==> flow/design.v <==
`timescale 1ns / 1ps
module add_sub #(parameter WIDTH = 15)(
input signed [WIDTH:0] a,b,
input sel, 
output signed [WIDTH:0] out
);
wire [WIDTH+1:0] sum;
assign sum = sel?a-b:a+b;
assign out = {sum[WIDTH+1],sum[WIDTH-1:0]};
endmodule
`timescale 1ns / 1ps
module mux #(parameter WIDTH = 15)(
input [WIDTH:0] a,b,
input sel,
output [WIDTH:0]out
);
assign out = sel?b:a;
endmodule
`timescale 1ns / 1ps
module shifter#(parameter WIDTH = 15)(
input signed [WIDTH:0] a,
output signed [WIDTH:0] b,
input m , 
input [3:0] i
);
assign b = m? (a)>>>i :((i!=0)?(a)>>>(i-1):a);
endmodule
`timescale 1ns / 1ps
module rom#(parameter WIDTH = 15)(
input clk,
input sel ,
input [3:0] i,
output [WIDTH:0] rom_out
    );
 reg [WIDTH:0] rom_mem [0:19] ;
 initial begin
 rom_mem[0] =  16'b0000010000000000;
 rom_mem[1] =  16'b0000001000000000;
 rom_mem[2] =  16'b0000000100000000;
 rom_mem[3] =  16'b0000000010000000;
 rom_mem[4] =  16'b0000000001000000;
 rom_mem[5] =  16'b0000000000100000;
 rom_mem[6] =  16'b0000000000010000;
 rom_mem[7] =  16'b0000000000001000;
 rom_mem[8] =  16'b0000000000000100;
 rom_mem[9] =  16'b0000000000000010;
 rom_mem[10] =  16'b0000001000110010;
 rom_mem[11] =  16'b0000000100000110;
 rom_mem[12] =  16'b0000000010000001;
 rom_mem[13] =  16'b0000000001000000;
 rom_mem[14] =  16'b0000000000100000;
 rom_mem[15] =  16'b0000000000010000;
 rom_mem[16] =  16'b0000000000001000;
 rom_mem[17] =  16'b0000000000000100;
 rom_mem[18] =  16'b0000000000000010;
 rom_mem[19] =  16'b0000000000000001;
 end   
 assign rom_out = sel?rom_mem[i+9]:rom_mem[i-1];
endmodule
`timescale 1ns / 1ps
module recon_controlpath(
input clk,reset,
output reg selmx,selmy,selmz,
output reg [3:0]  i
);
reg start;
always @ (posedge clk) begin
    if(reset) begin 
        i <= 0;
        selmx <= 0;
        selmy <= 0;
        selmz <= 0; 
        start <= 1;
    end
    else if(start) begin
        if(i!=0) begin
        selmx <= 1;
        selmy <= 1;
        selmz <= 1; 
        end
        if(i != 10) begin
         i <= i+1;
        end
        else if (i==10) begin
            start <= 0;
            i <= 0;
            selmx <= 0;
            selmy <= 0;
            selmz <= 0; 
        end
    end
end
endmodule
`timescale 1ns / 1ps
module recon_datapath#(parameter WIDTH = 15)(
input clk,
input m,div,
input [WIDTH:0] Xo,Yo,Zo ,
input selmx,selmy,selmz,
output reg [WIDTH:0] Xout,Yout, Zout,
input [WIDTH:0] z_rom,
input [3:0] i
);
wire [WIDTH:0] x_mux, y_mux , z_mux;
wire [WIDTH:0] x_asout, y_asout , z_asout; 
wire [WIDTH:0] x_fout;
mux m_x(Xo , Xout , selmx , x_mux);
mux m_y(Yo , Yout , selmy , y_mux);
mux m_z(Zo , Zout , selmz , z_mux);
reg [WIDTH:0] Xi , Yi , Zi;
wire di = div?(~y_mux[15]):z_mux[15];
always @ (posedge clk) begin 
if(i!=0) begin
    Xout <= x_fout;
    Yout <= y_asout;
    Zout <= z_asout;
end
end
wire [WIDTH:0] x_sft, y_sft; 
shifter shftx(x_mux ,x_sft ,m, i);
shifter shfty(y_mux ,y_sft,m, i);
add_sub X_as(x_mux , y_sft ,di, x_asout);
add_sub Y_as(y_mux , x_sft ,di, y_asout);
add_sub Z_as(z_mux , z_rom ,~(di), z_asout);
mux m_xout(x_mux, x_asout , m , x_fout);
endmodule
`timescale 1ns / 1ps
module recon#(parameter WIDTH = 15)(
input clk,reset,m,div,
input [WIDTH:0] Xo, Yo ,Zo,
output [WIDTH:0] Xout , Yout , Zout,
output [3:0] i
);
wire selmx,selmy,selmz;
wire [WIDTH:0] rom_out ;
recon_datapath dt(clk,m,div,Xo,Yo,Zo,selmx, selmy,selmz,Xout, Yout, Zout ,rom_out, i);
recon_controlpath ct(clk,reset,selmx,selmy,selmz,i);
rom rm(clk,m,i,rom_out);
endmodule
`timescale 1ns / 1ps
module latch#(parameter WIDTH=15)(
input [WIDTH:0] Xout,Yout,Zout,
input [3:0] i,
input clk,reset,
output reg [WIDTH:0] X_H,Y_H,Z_H,
input af_en);
always@(posedge clk) begin
    if(reset) begin
        X_H<=16'b0;
        Y_H<=16'b0;
        Z_H<=16'b0;
    end
    else if(i==10&af_en)begin
        X_H<=16'b0000010011010100;
        Y_H<=16'b0;
        Z_H<=Yout;
    end
end
endmodule
`timescale 1ns / 1ps
module ResetLogic#(parameter WIDTH=15 )(
input ext_reset,
input clk,
output reg reset1,reset2,reset3,complete
);
reg [5:0] counter;
always@(posedge clk)begin
    if(ext_reset) begin
        reset1<=1;
        reset2<=1;
        reset3 <=1;
        complete <= 0;
        counter<=0;
    end
    else if(counter==0)begin
        counter<=counter+1;
        reset1<=0;
    end
    else if(counter==11) begin
        reset2<=0;
        counter <= counter + 1;
    end
    else if (counter == 22) begin 
        reset3 <= 0;
        counter <= counter + 1;
    end
    else if(counter ==33) begin
        complete <= 1;
    end
    else if(counter <34) begin 
        counter <= counter + 1;
    end
end
endmodule
`timescale 1ns / 1ps
module Neuron#(parameter WIDTH=15)(
input [WIDTH:0] Xo,Yo,Zo,
input clk,reset,
output [WIDTH:0] Sin_H,Cos_H,Z, 
output reset3,complete,
output [WIDTH:0] Yout,
input af_en
);
wire reset1,reset2;
wire zz;
assign Z=Yout;
wire[WIDTH:0] Xout,Zout;
wire [3:0] i1,i2;
wire [WIDTH:0] X_H,Y_H,Z_H;
reg [3:0] i1_d;
ResetLogic RL(reset,clk,reset1,reset2,reset3,complete);
recon linear(clk,reset1,1'b0,1'b0,Xo, Yo ,Zo,Xout , Yout , Zout, i1);
always @(posedge clk) i1_d <= i1;
latch l1(Xout,Yout,Zout, i1_d,clk,reset1,X_H,Y_H,Z_H,af_en);
recon hyperbolic(clk,reset2,1'b1,1'b0,X_H,Y_H,Z_H,Cos_H,Sin_H,zz,i2);
endmodule
`timescale 1ns / 1ps
module recon_top_level#(parameter WIDTH = 15)( 
input [WIDTH:0] Xo, Zo , Yo,
input clk,
input ext_reset,
input [1:0] sel,
output [WIDTH:0] mac_out,
output [WIDTH:0] f,
input af_en,
output complete
);
wire [WIDTH:0] z, coshz, sinhz;
wire reset3;
Neuron #(WIDTH)inneuron(Xo,Yo,Zo,clk,ext_reset, sinhz,coshz,z,reset3,complete,mac_out,af_en);
wire sign_z=z[WIDTH];
wire [WIDTH:0]relu ;
assign relu=sign_z?0:z;
wire [WIDTH:0] ez, ez_1;
add_sub #(WIDTH) adder1(coshz, sinhz, sel[0], ez);
add_sub #(WIDTH) adder2(ez, 16'b0000010000000000, sel[0], ez_1);
wire [WIDTH:0] w2,w3;
wire [WIDTH:0] divisor , dividend;
mux  #(WIDTH)m1(ez, coshz, sel[0], w2);
mux #(WIDTH) m2(ez_1, sinhz, sel[0], w3);
wire [WIDTH:0] div_out;
assign divisor =  {w3[15], (w3[14:0]>>2) };
assign dividend = {w2[15], (w2[14:0]>>2) };
wire [WIDTH:0] X_divout,Y_divout;
recon #(WIDTH) r_div(
 clk,reset3,1'b0,1'b1,
divisor, dividend ,16'b0,
 X_divout , Y_divout , div_out
);
assign f=sel[1]?(sel[0]?mac_out:relu):div_out;  
endmodule
Appendix: tool output

From RTL to reports: recon_top_level:

Each step is given for the RTL above and for the edited RTL.
Lines under "before" count in the file above, lines under "after" in the edited file.
"difference": "after" minus "before" as printed here. "rel. change": 100 x difference / "before".
Operators carry their Yosys type and port widths (W data, S select, Z words).
Library cell names are shortened.
Not given: -

* design top: recon_top_level
* clock port: clk
* library: sky130hd
* corner: tt_025C_1v80

Edit of the RTL:

Unified diff, file above to edited file.
The edit is scripted: it alters the design's behaviour and was not made to optimise anything.

```diff
@@ -166,12 +166,5 @@
 reg [5:0] counter;
 always@(posedge clk)begin
-    if(ext_reset) begin
-        reset1<=1;
-        reset2<=1;
-        reset3 <=1;
-        complete <= 0;
-        counter<=0;
-    end
-    else if(counter==0)begin
+    if(counter==0)begin
         counter<=counter+1;
         reset1<=0;
```

Elaborated design:

Counts by Yosys on the flattened word-level netlist (proc, flatten, opt, wreduce; memories kept). Register bits leave out memories and registers merged into their read ports (data or address). Print and check cells are left out. Cells with the same type and inputs are merged into one.
Yosys's memory passes give these memory sizes; they may raise the number of words (mostly to a power of two), join words into wider ones and drop unused or constant bits.

Storage and ports
* input bits: before 53, after 53, difference 0, rel. change 0.00%
* memory bits (read-only): before 660, after 660, difference 0, rel. change 0.00%
* memory cells: before 3, after 3, difference 0, rel. change 0.00%
* bits in registers: before 199, after 188, difference -11, rel. change -5.53%

Operators by class
* equal/unequal tests: before 11, after 7, difference -4, rel. change -36.36%
* reductions and logical operators: before 15, after 9, difference -6, rel. change -40.00%
* bitwise operators: before 4, after 1, difference -3, rel. change -75.00%
* $lt $le $gt $ge: before 1, after 0, difference -1, rel. change -100.00%
* add/sub/neg operators: before 24, after 23, difference -1, rel. change -4.17%
* shifts and indexed selects: before 4, after 4, difference 0, rel. change 0.00%
* multiplexer cells: before 71, after 63, difference -8, rel. change -11.27%

Memory list
* shape (words x width / read and write ports): before inneuron.hyperbolic.rm.rom_mem 20x11 r1 w0; inneuron.linear.rm.rom_mem 20x11 r1 w0; r_div.rm.rom_mem 20x11 r1 w0, after inneuron.hyperbolic.rm.rom_mem 20x11 r1 w0; inneuron.linear.rm.rom_mem 20x11 r1 w0; r_div.rm.rom_mem 20x11 r1 w0

Operator list
* $mux W6: before 5, after 0, difference -5, rel. change -100.00%
* $mux W1: before 36, after 33, difference -3, rel. change -8.33%
* $not A1 Y1: before 3, after 0, difference -3, rel. change -100.00%
* $reduce_and A2 Y1: before 5, after 3, difference -2, rel. change -40.00%
* $ne A4 B4 Y1 const B: before 4, after 3, difference -1, rel. change -25.00%
* $reduce_bool A4 Y1: before 4, after 3, difference -1, rel. change -25.00%
* $add A6 B1 Y6 const B: before 1, after 0, difference -1, rel. change -100.00%
* $eq A6 B4 Y1 const B: before 1, after 0, difference -1, rel. change -100.00%
* $eq A6 B5 Y1 const B: before 1, after 0, difference -1, rel. change -100.00%
* $eq A6 B6 Y1 const B: before 1, after 0, difference -1, rel. change -100.00%
* $logic_not A6 Y1: before 1, after 0, difference -1, rel. change -100.00%
* $lt A6 B6 Y1 const B: before 1, after 0, difference -1, rel. change -100.00%
* $reduce_and A3 Y1: before 1, after 0, difference -1, rel. change -100.00%
* $reduce_and A4 Y1: before 1, after 0, difference -1, rel. change -100.00%

Operator kinds equal on both sides are left out: 15.

Depth:

Longest topological path by Yosys (ltp), each cell counted once; first at word level (registers and memories cut), then after technology mapping (sequential cells cut; the memories' decode and read muxes count).

Depth
* depth after elaboration: before 9, after 9, difference 0, rel. change 0.00%
* ABC_AREA: before 0, after 0
* mapped depth: before 42, after 43, difference +1, rel. change +2.38%
* depth with buffers taken out: before 41, after 40, difference -1, rel. change -2.44%

Mapped cells and area:

Yosys stat after the flow's synthesis: flattened, memories mapped to cells. It holds for the ABC_AREA given above (unset counts as 0); a run with the other value may have another netlist.

Synthesis totals
* mapped flip-flops: before 199, after 188, difference -11, rel. change -5.53%
* mapped cells: before 2447, after 2319, difference -128, rel. change -5.23%
* sequential area (um^2): before 5425.2, after 5575.3, difference +150.1, rel. change +2.77%
* mapped area (um^2): before 20226.9, after 19756.4, difference -470.5, rel. change -2.33%

Cells by type
* nand2_1: before 293, after 228, difference -65, rel. change -22.18%
* dfxtp_1: before 55, after 7, difference -48, rel. change -87.27%
* edfxtp_1: before 144, after 181, difference +37, rel. change +25.69%
* a21oi_1: before 218, after 192, difference -26, rel. change -11.93%
* nor2_1: before 223, after 237, difference +14, rel. change +6.28%
* o21a_1: before 34, after 20, difference -14, rel. change -41.18%
* nand3_1: before 50, after 37, difference -13, rel. change -26.00%
* mux2i_1: before 62, after 51, difference -11, rel. change -17.74%
* a22oi_1: before 11, after 2, difference -9, rel. change -81.82%
* nor2b_1: before 25, after 18, difference -7, rel. change -28.00%
* a31oi_1: before 23, after 30, difference +7, rel. change +30.43%
* clkbuf_1: before 89, after 83, difference -6, rel. change -6.74%
* o21ai_0: before 168, after 173, difference +5, rel. change +2.98%
* ha_1: before 157, after 162, difference +5, rel. change +3.18%
* nand3b_1: before 5, after 0, difference -5, rel. change -100.00%
* a31o_2: before 2, after 7, difference +5, rel. change +250.00%
* or2_2: before 1, after 6, difference +5, rel. change +500.00%
* inv_1: before 135, after 139, difference +4, rel. change +2.96%

Cell types equal on both sides are left out: 16.
Not every row of either side is listed.
By module: a second synthesis without flattening, with its own total; a netlist apart from the flattened one above.

Second synthesis, totals
* cell total of the unflattened synthesis: before 4310, after 4272, difference -38, rel. change -0.88%
* area total of the unflattened synthesis (um^2): before 37462.2, after 37030.5, difference -431.7, rel. change -1.15%

Each row is one instance without its submodules.

By module, before
* shifter: times used 6, seq. area 0.0 um^2, area 2078.2 um^2, cells 262
* add_sub: times used 9, seq. area 0.0 um^2, area 1101.1 um^2, cells 156
* recon_datapath: times used 3, seq. area 1441.4 um^2, area 1473.9 um^2, cells 52
* mux: times used 12, seq. area 0.0 um^2, area 249.0 um^2, cells 18
* add_sub #(WIDTH=15): times used 2, seq. area 0.0 um^2, area 1083.5 um^2, cells 151
* rom: times used 3, seq. area 0.0 um^2, area 594.3 um^2, cells 87
* recon_controlpath: times used 3, seq. area 160.2 um^2, area 360.3 um^2, cells 37
* latch: times used 1, seq. area 340.3 um^2, area 1022.2 um^2, cells 104
* ResetLogic: times used 1, seq. area 200.2 um^2, area 518.0 um^2, cells 54
* mux #(WIDTH=15): times used 2, seq. area 0.0 um^2, area 249.0 um^2, cells 18
* recon_top_level: times used 1, seq. area 0.0 um^2, area 396.6 um^2, cells 72
* Neuron #(WIDTH=15): times used 1, seq. area 80.1 um^2, area 207.7 um^2, cells 22
* recon #(WIDTH=15): times used 1, seq. area 0.0 um^2, area 0.0 um^2, cells 0
* recon: times used 2, seq. area 0.0 um^2, area 0.0 um^2, cells 0

By module, after
* shifter: times used 6, seq. area 0.0 um^2, area 2078.2 um^2, cells 262
* add_sub: times used 9, seq. area 0.0 um^2, area 1102.3 um^2, cells 156
* recon_datapath: times used 3, seq. area 1441.4 um^2, area 1473.9 um^2, cells 52
* mux: times used 12, seq. area 0.0 um^2, area 249.0 um^2, cells 18
* add_sub #(WIDTH=15): times used 2, seq. area 0.0 um^2, area 1102.3 um^2, cells 156
* rom: times used 3, seq. area 0.0 um^2, area 594.3 um^2, cells 87
* recon_controlpath: times used 3, seq. area 160.2 um^2, area 360.3 um^2, cells 37
* latch: times used 1, seq. area 340.3 um^2, area 1022.2 um^2, cells 104
* mux #(WIDTH=15): times used 2, seq. area 0.0 um^2, area 249.0 um^2, cells 18
* recon_top_level: times used 1, seq. area 0.0 um^2, area 396.6 um^2, cells 72
* Neuron #(WIDTH=15): times used 1, seq. area 80.1 um^2, area 207.7 um^2, cells 22
* ResetLogic: times used 1, seq. area 0.0 um^2, area 37.5 um^2, cells 6
* recon #(WIDTH=15): times used 1, seq. area 0.0 um^2, area 0.0 um^2, cells 0
* recon: times used 2, seq. area 0.0 um^2, area 0.0 um^2, cells 0

Path before layout:

Source: OpenSTA report_checks on the synthesized netlist (no wires, ideal clock, input and output delay 20% of the period each), path of least setup slack; recovery checks are left aside. Register names are those of the netlist, which keeps one name where synthesis merged equal registers.

Timing post-synthesis
* kind: before input -> register, after input -> register
* start: before input sel[0], after input sel[0]
* end: before register r_div.dt.Yout[15], after register r_div.dt.Yout[15]
* path slack (ns): before -0.977, after -1.105, difference -0.128
* data required time (ns): before 8.240, after 8.234, difference -0.006, rel. change -0.07%
* launch time at the first pin (ns): before 1.700, after 1.700, difference 0.000, rel. change 0.00%
* period (ns): before 8.5, after 8.5, difference 0.0, rel. change 0.00%
* stages: before 40, after 41, difference +1, rel. change +2.50%
* path delay (ns): before 7.776, after 7.906, difference +0.130, rel. change +1.67%
* input delay (ns): before 1.700, after 1.700, difference 0.000, rel. change 0.00%
* data arrival time (ns): before 9.216, after 9.340, difference +0.124, rel. change +1.35%
* buffers on the path: before 3, after 4, difference +1, rel. change +33.33%
* synthesis period reached (ns): before 9.477, after 9.605, difference +0.128, rel. change +1.35%

"path delay" = arrival - input delay + setup time.
"stages": output pins that drive a net of the path, with the launching flip-flop's if there is one; two outputs of one cell count as two.
"synthesis period reached" is the clock period less the worst setup slack; recovery checks do not enter. This is arithmetic on one report: input and output delays are still those of the set period (20% each).
Between the ends stands the longest chain of elaborated cells between them, by number of cells; it is not shown to be the way that was timed. Of several equally long chains one is given.
Each line given opens the expression or statement behind the cell; cells for indexed reads and writes are added by Yosys, which also makes memories of some case tables.

On the way, post-synthesis, before:
* cells stage by stage: clkbuf_1 > clkbuf_1 > buf_1 > nor2_1 > xnor2_1 > ha_1 > a21oi_1 > nor3_1 > a41oi_1 > a32oi_1 > xnor2_1 > inv_1 > ha_1 > xnor2_1 > nand2_1 > or4_1 > o211a_1 > nand2_1 > [... 4 more ...] > ha_1 > nor2_1 > a21oi_1 > fa_1 > a21o_1 > a21oi_1 > o21bai_1 > a21oi_1 > nor2b_1 > o21a_1 > o31a_1 > o211a_1 > o21a_1 > o21a_1 > nor2_1 > nor2_1 > a21oi_1 > o21ai_1
* length of the longest elaborated chain: 8

RTL lines, path post-synthesis, before
* start: declaration: line 222 `input [1:0] sel,`
* $mux W17: line 8 `assign sum = sel?a-b:a+b;`
* $add A16 B12 Y17: line 8
* $mux W16 (2 in a row): line 17 `assign out = sel?b:a;`
* $sshr A16 B32 Y16: line 26 `assign b = m? (a)>>>i :((i!=0)?(a)>>>(i-1):a);`
* $mux W16: line 26
* $sub A16 B16 Y17: line 8
* $mux W17: line 8
* end: assignment: line 115 `Yout <= y_asout;`
* end: declaration: line 100 `output reg [WIDTH:0] Xout,Yout, Zout,`

Some nets on the timed path still bear RTL names; the line given drives or declares the net.

Nets with RTL names, path post-synthesis, before (line)
* r_div.dt.X_as.a[10]: 17

On the way, post-synthesis, after:
* cells stage by stage: clkbuf_1 > buf_1 > clkbuf_1 > clkbuf_1 > nor2_1 > xnor2_1 > ha_1 > nand2_1 > o21a_1 > o21ai_0 > a31oi_1 > xnor2_1 > ha_1 > xnor2_1 > nor4b_1 > a32oi_1 > a32oi_1 > nor3_1 > [... 5 more ...] > ha_1 > nand2_1 > o21ai_0 > fa_1 > a21o_1 > a21oi_1 > o21bai_1 > a21oi_1 > nor2b_1 > o21a_1 > nor3_1 > o21bai_1 > a21oi_1 > o21ba_2 > o2111ai_1 > nor4_1 > and3_4 > nor4_4
* length of the longest elaborated chain: 8

RTL lines, path post-synthesis, after
* start: declaration: line 215 `input [1:0] sel,`
* $mux W17: line 8 `assign sum = sel?a-b:a+b;`
* $add A16 B12 Y17: line 8
* $mux W16 (2 in a row): line 17 `assign out = sel?b:a;`
* $sshr A16 B32 Y16: line 26 `assign b = m? (a)>>>i :((i!=0)?(a)>>>(i-1):a);`
* $mux W16: line 26
* $sub A16 B16 Y17: line 8
* $mux W17: line 8
* end: assignment: line 115 `Yout <= y_asout;`
* end: declaration: line 100 `output reg [WIDTH:0] Xout,Yout, Zout,`

Timing after layout:

Path of least setup slack in the final report of the runs of pair 1 (OpenROAD, finished layout, wires in). Where an end is a register, its clock arrival counts in the times.

Timing after layout
* kind: before input -> register, after input -> register
* start: before input sel[0], after input sel[0]
* end: before register r_div.dt.Yout[15], after register r_div.dt.Yout[15]
* period (ns): before 8.24, after 8.24, difference 0.00, rel. change 0.00%
* stages: before 37, after 38, difference +1, rel. change +2.70%
* data required time (ns): before 8.49, after 8.50, difference +0.01, rel. change +0.12%
* buffers on the path: before 3, after 6, difference +3, rel. change +100.00%
* input delay (ns): before 1.65, after 1.65, difference 0.00, rel. change 0.00%
* path slack (ns): before 0.20, after 0.22, difference +0.02
* data arrival time (ns): before 8.30, after 8.28, difference -0.02, rel. change -0.24%
* launch time at the first pin (ns): before 1.65, after 1.65, difference 0.00, rel. change 0.00%

Between the ends stands the longest chain of elaborated cells between them, by number of cells; it is not shown to be the way that was timed. Of several equally long chains one is given.

On the way, after layout, before:
* cells stage by stage: buf_4 > buf_12 > nor2_1 > xnor2_1 > ha_2 > buf_4 > a21o_1 > a221oi_4 > mux2i_2 > ha_4 > xnor2_2 > nand2_1 > or4_1 > o211a_1 > nand2_2 > nand3_2 > a311oi_2 > a211o_1 > a21oi_2 > ha_1 > nor2_2 > a21oi_2 > fa_2 > a21o_1 > a21oi_2 > o21bai_1 > a21oi_2 > nor2b_1 > o21a_1 > o31a_1 > o211a_1 > o21a_1 > o21a_1 > nor2_2 > nor2_2 > a21oi_1 > o21ai_1
* length of the longest elaborated chain: 8

RTL lines, path after layout, before
* start: declaration: line 222 `input [1:0] sel,`
* $mux W17: line 8 `assign sum = sel?a-b:a+b;`
* $add A16 B12 Y17: line 8
* $mux W16 (2 in a row): line 17 `assign out = sel?b:a;`
* $sshr A16 B32 Y16: line 26 `assign b = m? (a)>>>i :((i!=0)?(a)>>>(i-1):a);`
* $mux W16: line 26
* $sub A16 B16 Y17: line 8
* $mux W17: line 8
* end: assignment: line 115 `Yout <= y_asout;`
* end: declaration: line 100 `output reg [WIDTH:0] Xout,Yout, Zout,`

Some nets on the timed path still bear RTL names; the line given drives or declares the net.

Nets with RTL names, path after layout, before (line)
* r_div.dt.X_as.a[10]: 17

On the way, after layout, after:
* cells stage by stage: buf_6 > buf_12 > a31oi_4 > xnor2_1 > ha_1 > a21o_1 > a31oi_1 > o21ai_2 > a31oi_2 > xnor2_1 > ha_2 > xnor2_2 > nor4b_2 > a32oi_1 > a32oi_2 > buf_4 > o21ai_0 > a21oi_1 > [... 2 more ...] > o41ai_2 > buf_4 > a211oi_2 > buf_4 > nand3b_4 > nor2_1 > a21oi_1 > xnor2_1 > ha_1 > o21ai_0 > o21bai_1 > a21oi_1 > o21ba_2 > o2111ai_2 > buf_4 > nand2_1 > a21oi_1 > nor4_4
* length of the longest elaborated chain: 8

RTL lines, path after layout, after
* start: declaration: line 215 `input [1:0] sel,`
* $mux W17: line 8 `assign sum = sel?a-b:a+b;`
* $add A16 B12 Y17: line 8
* $mux W16 (2 in a row): line 17 `assign out = sel?b:a;`
* $sshr A16 B32 Y16: line 26 `assign b = m? (a)>>>i :((i!=0)?(a)>>>(i-1):a);`
* $mux W16: line 26
* $sub A16 B16 Y17: line 8
* $mux W17: line 8
* end: assignment: line 115 `Yout <= y_asout;`
* end: declaration: line 100 `output reg [WIDTH:0] Xout,Yout, Zout,`

Flow runs:

Runs of the flow (Yosys, OpenROAD) on both versions; the two runs of a pair have the same settings. The constraints put input and output delay at 20% of the set period each and load the outputs with 0.01 pF.

Flow settings, pair 1:
* CORE_UTILIZATION: 40
* period_ns: 8.24
* CAP_MARGIN: 20
* CORE_MARGIN: 2
* SLEW_MARGIN: 20

Results, pair 1
* worst hold slack in the final report (ns): before 0.461, after 0.554, difference +0.093
* chip area in the Yosys report (um^2): before 20226.9, after 19756.4, difference -470.5, rel. change -2.33%
* achieved period (ns): before 8.041, after 8.022, difference -0.019, rel. change -0.24%
* overall power (mW): before 3.903, after 2.399, difference -1.504, rel. change -38.53%
* area of the die (um^2): before 52381.5, after 51184.5, difference -1197.0, rel. change -2.29%
* worst slack on setup checks (ns): before 0.199, after 0.218, difference +0.019
* standard-cell area after routing (um^2): before 23814.1, after 23237.3, difference -576.8, rel. change -2.42%

Flow settings, pair 2:
* ABC_AREA: 1
* CORE_MARGIN: 6
* CORE_UTILIZATION: 71
* GPL_ROUTABILITY_DRIVEN: 0
* MIN_ROUTING_LAYER: met1
* PLACE_DENSITY_LB_ADDON: 0.14
* SETUP_SLACK_MARGIN: 1.63
* SLEW_MARGIN: 40
* TNS_END_PERCENT: 45
* period_ns: 12.9
* CAP_MARGIN: 20

Results, pair 2
* worst hold slack in the final report (ns): before 0.458, after 0.507, difference +0.049
* chip area in the Yosys report (um^2): before 19471.2, after 19329.8, difference -141.4, rel. change -0.73%
* achieved period (ns): before 9.824, after 9.533, difference -0.291, rel. change -2.96%
* overall power (mW): before 2.401, after 1.360, difference -1.041, rel. change -43.36%
* area of the die (um^2): before 31541.8, after 31329.0, difference -212.8, rel. change -0.67%
* worst slack on setup checks (ns): before 3.076, after 3.367, difference +0.291
* standard-cell area after routing (um^2): before 21060.2, after 20958.9, difference -101.3, rel. change -0.48%

"achieved period" = clock period - worst setup slack. The figure is calculated, with input and output delays left at 20% of the set period.
"overall power" rests on the timing tool's default activity at the inputs, not on a simulated workload.
